==> flow/design.v <==
module timer_peripheral (
    input wire clk,
    input wire reset_n,
    input wire [15:0] addr,
    input wire [31:0] data_in,
    output reg [31:0] data_out,
    input wire write_enable,
    input wire read_enable,
    output reg interrupt,
    input wire interrupt_ack,
    output wire ready,
    output wire [7:0] timer_count
);
    reg [7:0] count_reg;
    reg [7:0] load_value;
    reg timer_enable;
    reg interrupt_enable;
    reg interrupt_flag;
    reg [15:0] prescaler;
    reg [15:0] prescaler_counter;
    localparam TIMER_COUNT_REG = 16'h0000;   
    localparam TIMER_LOAD_REG  = 16'h0004;   
    localparam TIMER_CTRL_REG  = 16'h0008;   
    localparam TIMER_CLEAR_REG = 16'h000C;   
    localparam TIMER_STATUS_REG = 16'h0010;  
    assign ready = 1'b1;
    assign timer_count = count_reg;
    always @(posedge clk or negedge reset_n) begin
        if (!reset_n) begin
            count_reg <= 8'h0F;            
            load_value <= 8'h0F;
            timer_enable <= 1'b1;          
            interrupt_enable <= 1'b1;      
            interrupt_flag <= 1'b0;
            prescaler <= 16'h00FF;         
            prescaler_counter <= 16'h0000;
            interrupt <= 1'b0;
            data_out <= 32'h00000000;
        end else begin
            if (timer_enable) begin
                if (prescaler_counter >= prescaler) begin
                    prescaler_counter <= 16'h0000;
                    if (count_reg == 8'h00) begin
                        interrupt_flag <= 1'b1;
                        if (interrupt_enable) begin
                            interrupt <= 1'b1;
                        end
                        count_reg <= load_value;  
                    end else begin
                        count_reg <= count_reg - 1'b1;
                    end
                end else begin
                    prescaler_counter <= prescaler_counter + 1'b1;
                end
            end
            if (interrupt_ack) begin
                interrupt <= 1'b0;
                interrupt_flag <= 1'b0;
            end
            if (read_enable) begin
                case (addr)
                    TIMER_COUNT_REG: begin
                        data_out <= {24'h000000, count_reg};
                    end
                    TIMER_LOAD_REG: begin
                        data_out <= {24'h000000, load_value};
                    end
                    TIMER_CTRL_REG: begin
                        data_out <= {30'h00000000, interrupt_enable, timer_enable};
                    end
                    TIMER_STATUS_REG: begin
                        data_out <= {31'h00000000, interrupt_flag};
                    end
                    default: begin
                        data_out <= 32'h00000000;
                    end
                endcase
            end else if (write_enable) begin
                case (addr)
                    TIMER_LOAD_REG: begin
                        load_value <= data_in[7:0];
                    end
                    TIMER_CTRL_REG: begin
                        timer_enable <= data_in[0];
                        interrupt_enable <= data_in[1];
                    end
                    TIMER_CLEAR_REG: begin
                        if (data_in[0]) begin
                            interrupt <= 1'b0;
                            interrupt_flag <= 1'b0;
                        end
                    end
                    default: begin
                    end
                endcase
                data_out <= 32'h00000000;
            end else begin
                data_out <= 32'h00000000;
            end
        end
    end
endmodule
module led_gpio_peripheral (
    input wire clk,
    input wire reset_n,
    input wire [15:0] addr,
    input wire [31:0] data_in,
    output reg [31:0] data_out,
    input wire write_enable,
    input wire read_enable,
    output reg [7:0] led_out,
    output wire ready
);
    reg [7:0] led_data_reg;
    reg [7:0] led_direction_reg;   
    reg [7:0] led_input_reg;       
    localparam LED_DATA_REG = 16'h0000;       
    localparam LED_DIR_REG  = 16'h0004;       
    localparam LED_INPUT_REG = 16'h0008;      
    assign ready = 1'b1;
    always @(posedge clk or negedge reset_n) begin
        if (!reset_n) begin
            led_data_reg <= 8'h00;
            led_direction_reg <= 8'hFF;     
            led_out <= 8'h00;
            data_out <= 32'h00000000;
            led_input_reg <= 8'h00;
        end else begin
            led_out <= led_data_reg & led_direction_reg;
            if (read_enable) begin
                case (addr)
                    LED_DATA_REG: begin
                        data_out <= {24'h000000, led_data_reg};
                    end
                    LED_DIR_REG: begin
                        data_out <= {24'h000000, led_direction_reg};
                    end
                    LED_INPUT_REG: begin
                        data_out <= {24'h000000, led_out};
                    end
                    default: begin
                        data_out <= 32'h00000000;
                    end
                endcase
            end else if (write_enable) begin
                case (addr)
                    LED_DATA_REG: begin
                        led_data_reg <= data_in[7:0];
                    end
                    LED_DIR_REG: begin
                        led_direction_reg <= data_in[7:0];
                    end
                    default: begin
                    end
                endcase
                data_out <= 32'h00000000;
            end else begin
                data_out <= 32'h00000000;
            end
        end
    end
endmodule
module memory_peripheral (
    input wire clk,
    input wire reset_n,
    input wire [15:0] addr,
    input wire [31:0] data_in,
    output reg [31:0] data_out,
    input wire write_enable,
    input wire read_enable,
    output wire ready
);
    reg [31:0] ram_memory [0:63];
    reg [5:0] ram_addr;
    integer i;   
    assign ready = 1'b1;
    always @(*) begin
        ram_addr = addr[7:2];   
    end
    always @(posedge clk or negedge reset_n) begin
        if (!reset_n) begin
            data_out <= 32'h00000000;
            for (i = 0; i < 64; i = i + 1) begin
                ram_memory[i] <= 32'h00000000;
            end
        end else begin
            if (write_enable) begin
                ram_memory[ram_addr] <= data_in;
                data_out <= 32'h00000000;   
            end else if (read_enable) begin
                data_out <= ram_memory[ram_addr];
            end else begin
                data_out <= 32'h00000000;
            end
        end
    end
    wire [31:0] mem_loc_0 = ram_memory[0];
    wire [31:0] mem_loc_1 = ram_memory[1];
    wire [31:0] mem_loc_2 = ram_memory[2];
    wire [31:0] mem_loc_3 = ram_memory[3];
endmodule
module soc_top (
    input wire clk,
    input wire reset_n,
    input wire [31:0] cpu_addr,
    input wire [31:0] cpu_data_out,
    input wire cpu_write_enable,
    input wire cpu_read_enable,
    input wire cpu_interrupt_ack,
    output wire [31:0] cpu_data_in,
    output wire [7:0] led_out,
    output wire timer_interrupt,
    output wire [7:0] timer_count,
    output wire [31:0] ram_data_out,
    output wire [7:0] ram_addr_debug
);
    wire timer_select;
    wire led_select;
    wire ram_select;
    wire [31:0] timer_data_out;
    wire timer_ready;
    wire [31:0] led_data_out;
    wire led_ready;
    wire [31:0] ram_data_out_int;
    wire ram_ready;
    assign timer_select = (cpu_addr[31:16] == 16'h4000);   
    assign led_select   = (cpu_addr[31:16] == 16'h4001);   
    assign ram_select   = (cpu_addr[31:16] == 16'h2000);   
    assign cpu_data_in = timer_select ? timer_data_out :
                        led_select   ? led_data_out :
                        ram_select   ? ram_data_out_int :
                        32'h00000000;
    timer_peripheral timer_inst (
        .clk(clk),
        .reset_n(reset_n),
        .addr(cpu_addr[15:0]),
        .data_in(cpu_data_out),
        .data_out(timer_data_out),
        .write_enable(cpu_write_enable & timer_select),
        .read_enable(cpu_read_enable & timer_select),
        .interrupt(timer_interrupt),
        .interrupt_ack(cpu_interrupt_ack),
        .ready(timer_ready),
        .timer_count(timer_count)
    );
    led_gpio_peripheral led_inst (
        .clk(clk),
        .reset_n(reset_n),
        .addr(cpu_addr[15:0]),
        .data_in(cpu_data_out),
        .data_out(led_data_out),
        .write_enable(cpu_write_enable & led_select),
        .read_enable(cpu_read_enable & led_select),
        .led_out(led_out),
        .ready(led_ready)
    );
    memory_peripheral ram_inst (
        .clk(clk),
        .reset_n(reset_n),
        .addr(cpu_addr[15:0]),
        .data_in(cpu_data_out),
        .data_out(ram_data_out_int),
        .write_enable(cpu_write_enable & ram_select),
        .read_enable(cpu_read_enable & ram_select),
        .ready(ram_ready)
    );
    assign ram_data_out = ram_data_out_int;
    assign ram_addr_debug = cpu_addr[7:0];
endmodule
Step by step through the tools: soc_top. What the tools print for soc_top, step after step. Line numbers count from 1 in the design file above. Operators: Yosys type, input widths -> output width; for muxes data width and select width s. Cell names lack the library's common part. The mark - stands for no value.

Design top: soc_top. Clock input: clk. Standard-cell library: sky130hd. Corner: tt_025C_1v80.

After elaboration. Counts by Yosys on the flattened word-level netlist (proc, flatten, opt, wreduce). Print and check cells are left out. Cells with the same type and inputs are merged into one.

The figure for add/sub/neg operators is 2. The entry for order comparisons reads 1. For equality and inequality tests the number is 70. Under multiplexer cells stands 29. For bitwise gates (word level) the number is 9. The figure for reduce/logical cells is 72.

Operator list (number): $pmux 32 s64 (1); $mux 32 (7); $eq 6x6->1 const B (32); $reduce_and 2->1 (65); $eq 6x5->1 const B (16); $eq 6x4->1 const B (8); $eq 16x15->1 const B (2); $eq 16x4->1 const B (2); $pmux 8 s4 (1); $eq 6x3->1 const B (4); $pmux 8 s3 (1); $mux 1 (17); $add 16x1->16 const B (1); $eq 16x14->1 const B (1); $eq 16x3->1 const B (1); $eq 16x5->1 const B (1); $ge 16x8->1 const B (1); $logic_not 16->1 (1); $mux 16 (1); $reduce_and 3->1 (4); $eq 6x2->1 const B (2); $sub 8x1->8 const B (1); $and 8x8->8 (1); $logic_not 8->1 (1); $mux 8 (1); $and 1x1->1 (6); $eq 6x1->1 const B (1); $logic_not 6->1 (1); $not 1->1 (2).

The entry for register bits reads 2204. The entry for cells after elaboration reads 260.

Longest topological paths. Yosys ltp: most cells in a row. Word level: on the elaborated netlist, between registers, memories and ports. Mapped: between sequential cells and ports; inverters and the memories' decode and read muxes count.

The entry for depth in word-level cells reads 9. For ABC_AREA the number is 0. For depth in mapped cells the number is 11. For depth with buffers taken out the number is 7.

Netlist. The flow's flattened synthesis, as Yosys stat reports it; memories are mapped. The netlist is that of the ABC_AREA named above (0 if unset); the other value can give another one.

Cell types: dfrtp_1 (number 2138, area in all 5.35E+04 µm²); mux2_1 (number 1800, area in all 2.03E+04 µm²); a22oi_1 (number 790, area in all 5.93E+03 µm²); mux2_2 (number 275, area in all 3096.72 µm²); clkbuf_1 (number 354, area in all 1.33E+03 µm²); buf_2 (number 253, area in all 1.27E+03 µm²); nand4_1 (number 170, area in all 1063.52 µm²); and3_1 (number 136, area in all 850.816 µm²); mux2i_1 (number 63, area in all 630.605 µm²); and2_1 (number 82, area in all 512.992 µm²); dfstp_2 (number 18, area in all 472.954 µm²); a2bb2oi_1 (number 47, area in all 411.645 µm²); nand3_1 (number 78, area in all 390.374 µm²); nand2_1 (number 103, area in all 386.621 µm²); a2111oi_0 (number 42, area in all 367.853 µm²); nor4_1 (number 56, area in all 350.336 µm²); a21oi_1 (number 60, area in all 300.288 µm²); buf_1 (number 76, area in all 285.274 µm²).

Other cell types: 47; their cells: 319.

Cell count: 6860. Cell area after synthesis: 0.0936035 mm². The figure for sequential part of the area is 0.0539743 mm². Flip-flops: 2156. For buffer cells the number is 700.

By module: a second synthesis without flattening, with its own total; a netlist apart from the flattened one above.

Under cells (unflattened synthesis) stands 7106. Area (unflattened synthesis): 0.0957118 mm².

Each row is one instance without its submodules.

By module: memory_peripheral (times used 1, cells 6595, area 0.0908158 mm², sequential area 0.0520499 mm²); timer_peripheral (times used 1, cells 231, area 0.0023122 mm², sequential area 0.0011136 mm²); led_gpio_peripheral (times used 1, cells 133, area 0.0015615 mm², sequential area 0.0008108 mm²); soc_top (times used 1, cells 147, area 0.0010222 mm², sequential area 0 mm²).

Worst setup path after synthesis. OpenSTA on the mapped netlist: ideal clock, no wires. The path of least setup slack (recovery checks aside). Input and output delay are each 20% of the period. Register names are those of the netlist, which keeps one name where synthesis merged equal registers.

Path type: input -> output. Start: input port cpu_addr[22]. End: output port cpu_data_in[2]. The figure for clock period is 10.0 ns. The figure for input delay is 2.000 ns. External output delay: 2.000 ns. Under launch time at the first pin stands 2.000 ns. Data arrival time: 3.355 ns. The figure for data required time is 8.000 ns. For path slack the number is 4.645 ns. Under path delay stands 1.355 ns. For stages the number is 6. For path buffers the number is 1. The entry for synthesis period reached reads 5.355 ns.

"path delay" is the arrival time less input delay plus setup time. A path that ends at an output port has no setup time. "stages": output pins that drive a net of the path, with the launching flip-flop's if there is one; two outputs of one cell count as two. "synthesis period reached" = period - worst setup slack (recovery checks aside). The figure is calculated, with input and output delays left at 20% of the set period. The rows between start and end are the longest chain of elaborated cells between them; the timing report does not say that the signal goes this way. Where chains are equally long, one stands for them. Each line given opens the expression or statement behind the cell; cells for indexed reads and writes are added by Yosys, which also makes memories of some case tables.

Path through: nor4_1 > nand4b_1 > nor4_4 > clkbuf_1 > a222oi_1 > inv_1. The entry for length of the longest elaborated chain reads 4.

RTL lines, path after synthesis: start: declaration (line 205) `input wire [31:0] cpu_addr,`; $eq 16x14->1 (line 228) `assign ram_select   = (cpu_addr[31:16] == 16'h2000);`; $mux 32 (line 231) `ram_select   ? ram_data_out_int :`; $mux 32 (line 230) `led_select   ? led_data_out :`; $mux 32 (line 229) `assign cpu_data_in = timer_select ? timer_data_out :`; end: declaration (line 210) `output wire [31:0] cpu_data_in,`.

Worst path after layout. From the final timing report of run 1: the path of least setup slack in the routed layout; clock arrival at registers is part of the times.

Path type: input -> output. Start: input port cpu_addr[31]. End: output port cpu_data_in[26]. The figure for clock period is 4.98 ns. The figure for input delay is 1.00 ns. External output delay: 1.00 ns. Under launch time at the first pin stands 1.00 ns. Data arrival time: 2.92 ns. The figure for data required time is 3.98 ns. For path slack the number is 1.07 ns. For stages the number is 11. For path buffers the number is 7.

The rows between start and end are the longest chain of elaborated cells between them; the timing report does not say that the signal goes this way. Where chains are equally long, one stands for them.

Path through: buf_6 > nor4_4 > nand4b_1 > buf_4 > nor4_4 > buf_12 > buf_6 > buf_12 > buf_12 > and2_4 > buf_6. The entry for length of the longest elaborated chain reads 4.

RTL lines, path post-layout: start: declaration (line 205) `input wire [31:0] cpu_addr,`; $eq 16x14->1 (line 228) `assign ram_select   = (cpu_addr[31:16] == 16'h2000);`; $mux 32 (line 231) `ram_select   ? ram_data_out_int :`; $mux 32 (line 230) `led_select   ? led_data_out :`; $mux 32 (line 229) `assign cpu_data_in = timer_select ? timer_data_out :`; end: declaration (line 210) `output wire [31:0] cpu_data_in,`.

Ticket comment

Stored flow runs of soc_top (5 of them; Yosys, OpenROAD, sky130hd). They differ in their settings and are not a sequence. Constraints: input delay and output delay 20% of the set period each, output load 0.01 pF. "clock period achieved" is the run's clock period less its worst setup slack. It is reckoned from that one timing run; input and output delays stay at 20% of the period that was set.

Run 1 has these settings: ABC_AREA 0; CELL_PAD_IN_SITES_DETAIL_PLACEMENT 2; CELL_PAD_IN_SITES_GLOBAL_PLACEMENT 2; CORE_ASPECT_RATIO 1.05; CORE_UTILIZATION 42; CTS_CLUSTER_DIAMETER 123; CTS_CLUSTER_SIZE 26; GPL_ROUTABILITY_DRIVEN 1; MAX_ROUTING_LAYER met4; MIN_ROUTING_LAYER met1; PLACE_DENSITY_LB_ADDON 0.26; SETUP_SLACK_MARGIN 1.39; SLEW_MARGIN 5; period_ns 4.98; CAP_MARGIN 20; CORE_MARGIN 2. For the die outline area the run shows 0.22666 mm². The clock period achieved reads 3.912 ns. The measured utilization of the finished layout is 0.478. The final setup TNS reads 0.000 ns. The measured setup slack of the critical path is 1.068 ns. For the area of the synthesized netlist the run shows 0.0936035 mm².

Run 2 has these settings: CAP_MARGIN 0; CELL_PAD_IN_SITES_DETAIL_PLACEMENT 1; CORE_MARGIN 4; CORE_UTILIZATION 35; GPL_TIMING_DRIVEN 0; PLACE_DENSITY 0.5; SETUP_SLACK_MARGIN 2.12; period_ns 9.53; SLEW_MARGIN 20. For the die outline area the run shows 0.275777 mm². The clock period achieved reads 7.423 ns. The measured utilization of the finished layout is 0.419. The final setup TNS reads 0.000 ns. The measured setup slack of the critical path is 2.107 ns. For the area of the synthesized netlist the run shows 0.0936035 mm².

Run 3 has these settings: CORE_UTILIZATION 35; PLACE_DENSITY 0.5; SETUP_SLACK_MARGIN -0.41; period_ns 7.31; CAP_MARGIN 20; CORE_MARGIN 2; SLEW_MARGIN 20. For the die outline area the run shows 0.271592 mm². The clock period achieved reads 6.035 ns. The measured utilization of the finished layout is 0.407. The final setup TNS reads 0.000 ns. The measured setup slack of the critical path is 1.275 ns. For the area of the synthesized netlist the run shows 0.0936035 mm².

Run 4 has these settings: CORE_UTILIZATION 35; PLACE_DENSITY 0.5; period_ns 7.31; CAP_MARGIN 20; CORE_MARGIN 2; SLEW_MARGIN 20. For the die outline area the run shows 0.271592 mm². The clock period achieved reads 6.035 ns. The measured utilization of the finished layout is 0.407. The final setup TNS reads 0.000 ns. The measured setup slack of the critical path is 1.275 ns. For the area of the synthesized netlist the run shows 0.0936035 mm².

Run 5 has these settings: CELL_PAD_IN_SITES_GLOBAL_PLACEMENT 3; CORE_ASPECT_RATIO 0.56; CORE_UTILIZATION 46; MIN_ROUTING_LAYER met1; PLACE_DENSITY_LB_ADDON 0.14; TNS_END_PERCENT 40; period_ns 6.01; CAP_MARGIN 20; CORE_MARGIN 2; SLEW_MARGIN 20. For the die outline area the run shows 0.207262 mm². The clock period achieved reads 4.958 ns. The measured utilization of the finished layout is 0.53. The final setup TNS reads 0.000 ns. The measured setup slack of the critical path is 1.052 ns. For the area of the synthesized netlist the run shows 0.0936035 mm².
